==> flow/design.v <==
module mac #(
	parameter N = 16,  
	parameter Q = 12  
	)(
	input logic clk, sclr, ce,
	input logic [N-1:0] a_i, b_i, 
	input logic [N*2-1:0] c_i,
	output logic [N*2-1:0] r_o
	);
	always_ff @(posedge clk or posedge sclr) begin
		if (sclr) r_o <= 'd0;
		else if (ce) begin
				r_o <= (a_i * b_i + c_i);  
			end
	end
endmodule
module variable_shift_register #(parameter WIDTH = 8, parameter SIZE = 3)(
	input logic clk, rst, ce,
	input logic [WIDTH-1:0] data_i,
	output logic [WIDTH-1:0] data_o
	);
	logic [WIDTH-1:0] sh_r [SIZE-1:0];  
	generate 
	genvar i;
	for (i = 0; i < SIZE; i = i + 1) begin : for_loop
		always_ff @(posedge clk or posedge rst) begin
			if (rst) sh_r[i] <= 'd0; 
			else begin
				if (ce) begin
					if (i == 'd0) sh_r[i] <= data_i;
					else sh_r[i] <= sh_r[i - 1];
				end
			end
		end
	end : for_loop
	endgenerate
	assign data_o = sh_r[SIZE - 1];
endmodule
`timescale 1ns / 1ps
module convolver #(
	parameter n = 8'h0a,	 
	parameter k = 8'h03,  
	parameter s = 1,  
	parameter BL = 16,  
	parameter Q = 12  
	)(
	input logic clk,
	input logic rst,
	input logic ce,
	input logic [BL-1:0] activation,
	input logic [(k*k)*BL-1:0] weight1,
	output logic [31:0] conv_op,
	output logic valid_conv,
	output logic end_conv
	);
	logic [31:0] count1;  
	logic [31:0] count2;  
	logic [31:0] count3;  
	logic [31:0] row_count;  
	logic en1, en2, en3;  
	logic [BL-1:0] weight [0:k*k-1];
	generate
		genvar j;
		for (j = 0; j < k*k; j = j + 1) begin : for_loop
			assign weight[j][BL-1:0] = weight1[BL*j +: BL];
		end : for_loop
	endgenerate
	logic [BL*2-1:0] tmp [k*k+1:0];
	assign tmp[0] = 32'h00000000;
	generate
	genvar i;
	for (i = 0; i < k*k; i = i + 1) begin : for_loop1
		if ((i+1) % k == 0) begin 					 
			if (i == k*k - 1) begin 				 
				mac #(.N(BL), .Q(Q)) MAC0(
					.clk(clk),
					.sclr(rst),
					.ce(ce),
					.a_i(activation),
					.b_i(weight[i]),
					.c_i(tmp[i]),
					.r_o(conv_op)
				);
			end
			else begin
				logic [BL*2-1:0] tmp2;
				mac #(.N(BL), .Q(Q)) MAC1(
					.clk(clk),
					.sclr(rst),
					.ce(ce),
					.a_i(activation),
					.b_i(weight[i]),
					.c_i(tmp[i]),
					.r_o(tmp2)
				);
				variable_shift_register #(.WIDTH(BL*2), .SIZE(n-k)) SR(
					.clk(clk),
					.rst(rst),
					.ce(ce),
					.data_i(tmp2),
					.data_o(tmp[i+1])
					);
			end
		end
		else begin
			mac #(.N(BL), .Q(Q)) MAC2(
					.clk(clk),
					.sclr(rst),
					.ce(ce),
					.a_i(activation),
					.b_i(weight[i]),
					.c_i(tmp[i]),
					.r_o(tmp[i+1])
				);
		end
	end : for_loop1
	endgenerate
	always_ff @(posedge clk) begin
		if (rst) begin
			count1 <= 0;
			count2 <= 0;
			count3 <= 0;
			row_count <= 0;
			en1 <= 0;
			en2 <= 1;
			en3 <= 0;
		end
		else if (ce) begin
		if (ce) begin
			if (count1 == (k-1)*n + k - 1) begin  
				count1 <= count1 + 1'b1;
				en1 <= 1'b1;
			end
			else count1 <= count1 + 1'b1;
		end
		if (en1 && en2) begin
			if (count2 == n - k) begin
				count2 <= 0;
				en2 <= 0;
				row_count <= row_count + 1'b1;
			end
			else count2 <= count2 + 1'b1;
		end
		if(~en2) begin
			if(count3 == k-2) begin
				count3<=0;
				en2 <= 1'b1;
			end
		else
			count3 <= count3 + 1'b1;
		end
		if((((count2 + 1) % s == 0) && (row_count % s == 0))
			||(count3 == k-2)&&(row_count % s == 0)
			||(count1 == (k-1)*n+k-1))
		begin                                                                                                                        
			en3 <= 1;                                                                                                                             
		end
		else 
			en3 <= 0;
		end
	end
	assign end_conv = (count1>= n*n+2) ? 1'b1 : 1'b0;
	assign valid_conv = (en1&&en2&&en3);
endmodule
## Reports on convolver

The steps from the RTL of convolver to its reports follow in flow order.
Lines are those of the file above, counted from 1.
Operators: Yosys type, input widths -> output width; for muxes data width and select width s.
Cell names lack the library's common part.
The mark n/a stands for no value.

| set-up | value |
|---|---|
| design top | convolver |
| clock input | clk |
| library | sky130hd |
| timing corner | tt_025C_1v80 |

## Word level

Counts by Yosys on the flattened word-level netlist (proc, flatten, opt, wreduce). Print and check cells are left out. Cells with the same type and inputs are merged into one.

| storage and ports | value |
|---|---|
| output and inout port bits | 34 |
| bits in registers | 835 |
| bits of input ports | 163 |
| cells after elaboration | 66 |

| cells by class | value |
|---|---|
| add/sub/neg operators | 11 |
| equal/unequal tests | 3 |
| reduce/logical cells | 5 |
| $mul | 9 |
| magnitude comparators | 1 |
| bitwise gates (word level) | 1 |
| mux-type cells | 7 |

Operators with widths:

| kind | count |
|---|---|
| $mul 16x16->32 | 9 |
| $add 32x32->32 | 8 |
| $add 32x1->32 const B | 3 |
| $mux 32 | 2 |
| $eq 32x1->1 const B | 1 |
| $eq 32x3->1 const B | 1 |
| $eq 32x5->1 const B | 1 |
| $ge 32x7->1 const B | 1 |
| $reduce_and 2->1 | 3 |
| $mux 1 | 5 |
| $logic_and 1x1->1 | 2 |
| $not 1->1 | 1 |

## Longest topological paths

Longest topological path by Yosys (ltp), each cell counted once; first at word level (registers and memories cut), then after technology mapping (sequential cells cut; the memories' decode and read muxes count).

| depth | value |
|---|---|
| word-level depth | 5 |
| ABC_AREA | 0 |
| gate-level depth with buffers | 26 |
| depth with buffers taken out | 23 |

## Synthesis result

The flow's flattened synthesis, as Yosys stat reports it; memories are mapped. The netlist is that of the ABC_AREA named above (0 if unset); the other value can give another one.

| synthesis totals | value |
|---|---|
| synthesis area | 115220.5 um2 |
| flip-flop cells | 835 |
| sequential part of the area | 20399.6 um2 |
| standard cells after synthesis | 12211 |
| buffers | 550 |

Cells by type:

| type | count | area in all (um2) |
|---|---|---|
| fa_1 | 1994 | 3.99E+04 |
| dfrtp_1 | 736 | 1.84E+04 |
| ha_1 | 901 | 1.13E+04 |
| inv_1 | 2931 | 1.1E+04 |
| and2_1 | 1110 | 6944.16 |
| mux2_2 | 543 | 6.11E+03 |
| nand2_1 | 1487 | 5.58E+03 |
| clkbuf_1 | 534 | 2E+03 |
| dfxtp_1 | 99 | 1.98E+03 |
| xnor2_1 | 190 | 1.66E+03 |
| a21oi_1 | 257 | 1.29E+03 |
| xor2_1 | 125 | 1094.8 |
| o21ai_0 | 191 | 955.917 |
| nor2_1 | 221 | 829.546 |
| a21o_1 | 110 | 825.792 |
| nand3_1 | 79 | 395.379 |
| a31oi_1 | 54 | 337.824 |
| o21ai_1 | 63 | 315.302 |

Not listed: further types 69, cells in them 586.
The figures by module come from a second, unflattened synthesis with its own total; it is not the netlist above.

| second synthesis, totals | value |
|---|---|
| cells (unflattened synthesis) | 12842 |
| area total of the unflattened synthesis | 120850.9 um2 |

Rows give one instance, submodules left out.

Modules:

| module | instances | seq. area (um2) | area (um2) | cells |
|---|---|---|---|---|
| mac | 9 | 800.8 | 10908.0 | 1261 |
| variable_shift_register (WIDTH=32, SIZE=7) | 2 | 5605.4 | 8976.1 | 474 |
| convolver | 1 | 1981.9 | 4727.0 | 545 |

## Timing after synthesis

Source: OpenSTA report_checks on the synthesized netlist (no wires, ideal clock, input and output delay 20% of the period each), path of least setup slack; recovery checks are left aside. Register names are those of the netlist, which keeps one name where synthesis merged equal registers.

| timing path after synthesis | value |
|---|---|
| path type | in2reg |
| start point | in rst |
| end point | reg en2 |
| path buffers | 0 |
| arrival | 17692 ps |
| required time | 7157 ps |
| launch time at the first pin | 1600 ps |
| path delay | 16935 ps |
| library setup time | 843 ps |
| driving pins on the path | 2 |
| clock period | 8000 ps |
| slack | -10536 ps |
| input delay | 1600 ps |
| synthesis period reached | 18536 ps |

"path delay" = arrival - input delay + setup time.
"driving pins on the path": output pins that drive a net of the path, with the launching flip-flop's if there is one; two outputs of one cell count as two.
"synthesis period reached" = period - worst setup slack (recovery checks aside). The figure is calculated, with input and output delays left at 20% of the set period.
At most two assigning lines are given for a register; there are more.

| on the way, after synthesis | value |
|---|---|
| cell sequence | inv_1 o21ai_0 |
| length of the longest elaborated chain | 0 |
| elaborated cells between the ends (all ways) | 0 |
| source lines of those cells | 0 |

RTL lines, path after synthesis:

| element | line | RTL |
|---|---|---|
| start, declared | 48 | `input logic rst,` |
| end, assigned | 125 | `en2 <= 1;` |
| end, assigned | 139 | `en2 <= 0;` |
| end, declared | 60 | `logic en1, en2, en3;` |

## Worst path after layout

Path of least setup slack in the final report of job 1 (OpenROAD, finished layout, wires in). Where an end is a register, its clock arrival counts in the times.
The path's times are printed in steps of 10 ps; the period is the one set.

| timing path post-layout | value |
|---|---|
| path type | in2reg |
| start point | in weight1[60] |
| end point | reg for_loop1[3].genblk1.MAC2.r_o[27] |
| launch time at the first pin | 1530 ps |
| driving pins on the path | 24 |
| input delay | 1530 ps |
| library setup time | 150 ps |
| clock period | 7650 ps |
| slack | 350 ps |
| required time | 8290 ps |
| arrival | 7940 ps |
| path buffers | 4 |

The rows between start and end are the longest chain of elaborated cells between them; the timing report does not say that the signal goes this way. Where chains are equally long, one stands for them.
A line is the first line of the expression or statement that the cell stems from. Yosys adds cells for indexed reads and writes and turns some case tables into memories.

| on the way, post-layout | value |
|---|---|
| cell sequence | clkdlybuf4s50_1 buf_4 buf_4 and2_1 fa_1 inv_1 fa_1 fa_1 inv_1 fa_1 inv_1 fa_1 fa_1 inv_1 ha_1 a21o_1 a21oi_1 buf_4 or4b_1 a211oi_1 nor2_1 a31oi_1 xor2_1 mux2i_1 |
| length of the longest elaborated chain | 2 |
| elaborated cells between the ends (all ways) | 2 |
| source lines of those cells | 1 |
| classes of those cells | add/sub (1); mul (1) |

RTL lines, path post-layout:

| element | line | RTL |
|---|---|---|
| start, declared | 51 | `input logic [(k*k)*BL-1:0] weight1,` |
| $mul 16x16->32 | 13 | `r_o <= (a_i * b_i + c_i);` |
| $add 32x32->32 | 13 |  |
| end, assigned | 11 | `if (sclr) r_o <= 'd0;` |
| end, assigned | 13 |  |
| end, declared | 8 | `output logic [N*2-1:0] r_o` |

Below are 5 stored runs of the flow (Yosys, OpenROAD; platform sky130hd) on convolver, each with its settings and what was measured, unordered. Constraints: input delay and output delay 20% of the set period each, output load 0.01 pF.
"reached clock period" is the run's clock period less its worst setup slack. It is reckoned from that one timing run; input and output delays stay at 20% of the period that was set.
"time on the worst setup path" = time allowed to the worst setup path (clock period - input delay - output delay, where it has them) - its slack; a late launch clock adds to it, a late capture clock takes from it.
"time on the worst setup path" is given in steps of 10 ps.
Settings: -- = not set for that run.
A result given as -- is not shown for that run.

| run name | CORE_UTILIZATION | period_ns | CAP_MARGIN | CORE_MARGIN | SLEW_MARGIN | ABC_AREA | CELL_PAD_IN_SITES_DETAIL_PLACEMENT | CELL_PAD_IN_SITES_GLOBAL_PLACEMENT | CORE_ASPECT_RATIO | CTS_CLUSTER_DIAMETER | GPL_ROUTABILITY_DRIVEN | HOLD_SLACK_MARGIN | MIN_ROUTING_LAYER | Yosys chip area after synthesis (um2) | total die area (um2) | area of the standard cells in the finished layout (um2) | utilization (%) | worst setup slack after layout (ps) | final setup TNS (ps) | worst hold slack after layout (ps) | reached clock period (ps) | time on the worst setup path (ps) | worst setup path type |
|---|---|---|---|---|---|---|---|---|---|---|---|---|---|---|---|---|---|---|---|---|---|---|---|
| job 1 | 25 | 7.65 | 20 | 2 | 20 | -- | -- | -- | -- | -- | -- | -- | -- | 115220.5 | 466325.0 | 136779.0 | 29.8 | 350 | 0 | 468 | 7300 | 5770 | in2reg |
| job 2 | 40 | 8.45 | 20 | 2 | 20 | -- | -- | -- | -- | -- | -- | -- | -- | 115220.5 | 292362.0 | 128019.0 | 44.5 | 786 | 0 | 459 | 7664 | 5970 | in2reg |
| job 3 | 45 | 8.55 | 10 | 9 | 20 | 1 | 2 | 1 | 0.91 | 397 | 0 | 0.02 | met1 | -- | -- | -- | -- | -- | -- | -- | -- | -- | -- |
| job 4 | 40 | 8.0 | 20 | 9 | 20 | 1 | -- | -- | -- | -- | -- | -- | -- | 125419.0 | 334032.0 | 136669.0 | 43.8 | 1000 | 0 | 460 | 7000 | 5400 | in2reg |
| job 5 | 40 | 7.65 | 20 | 2 | 20 | -- | -- | -- | -- | -- | -- | -- | -- | 115220.5 | 292362.0 | 132915.0 | 46.2 | 271 | 0 | 441 | 7379 | 5850 | in2reg |

Job 3: no results, clock tree synthesis failed with DPL-0033
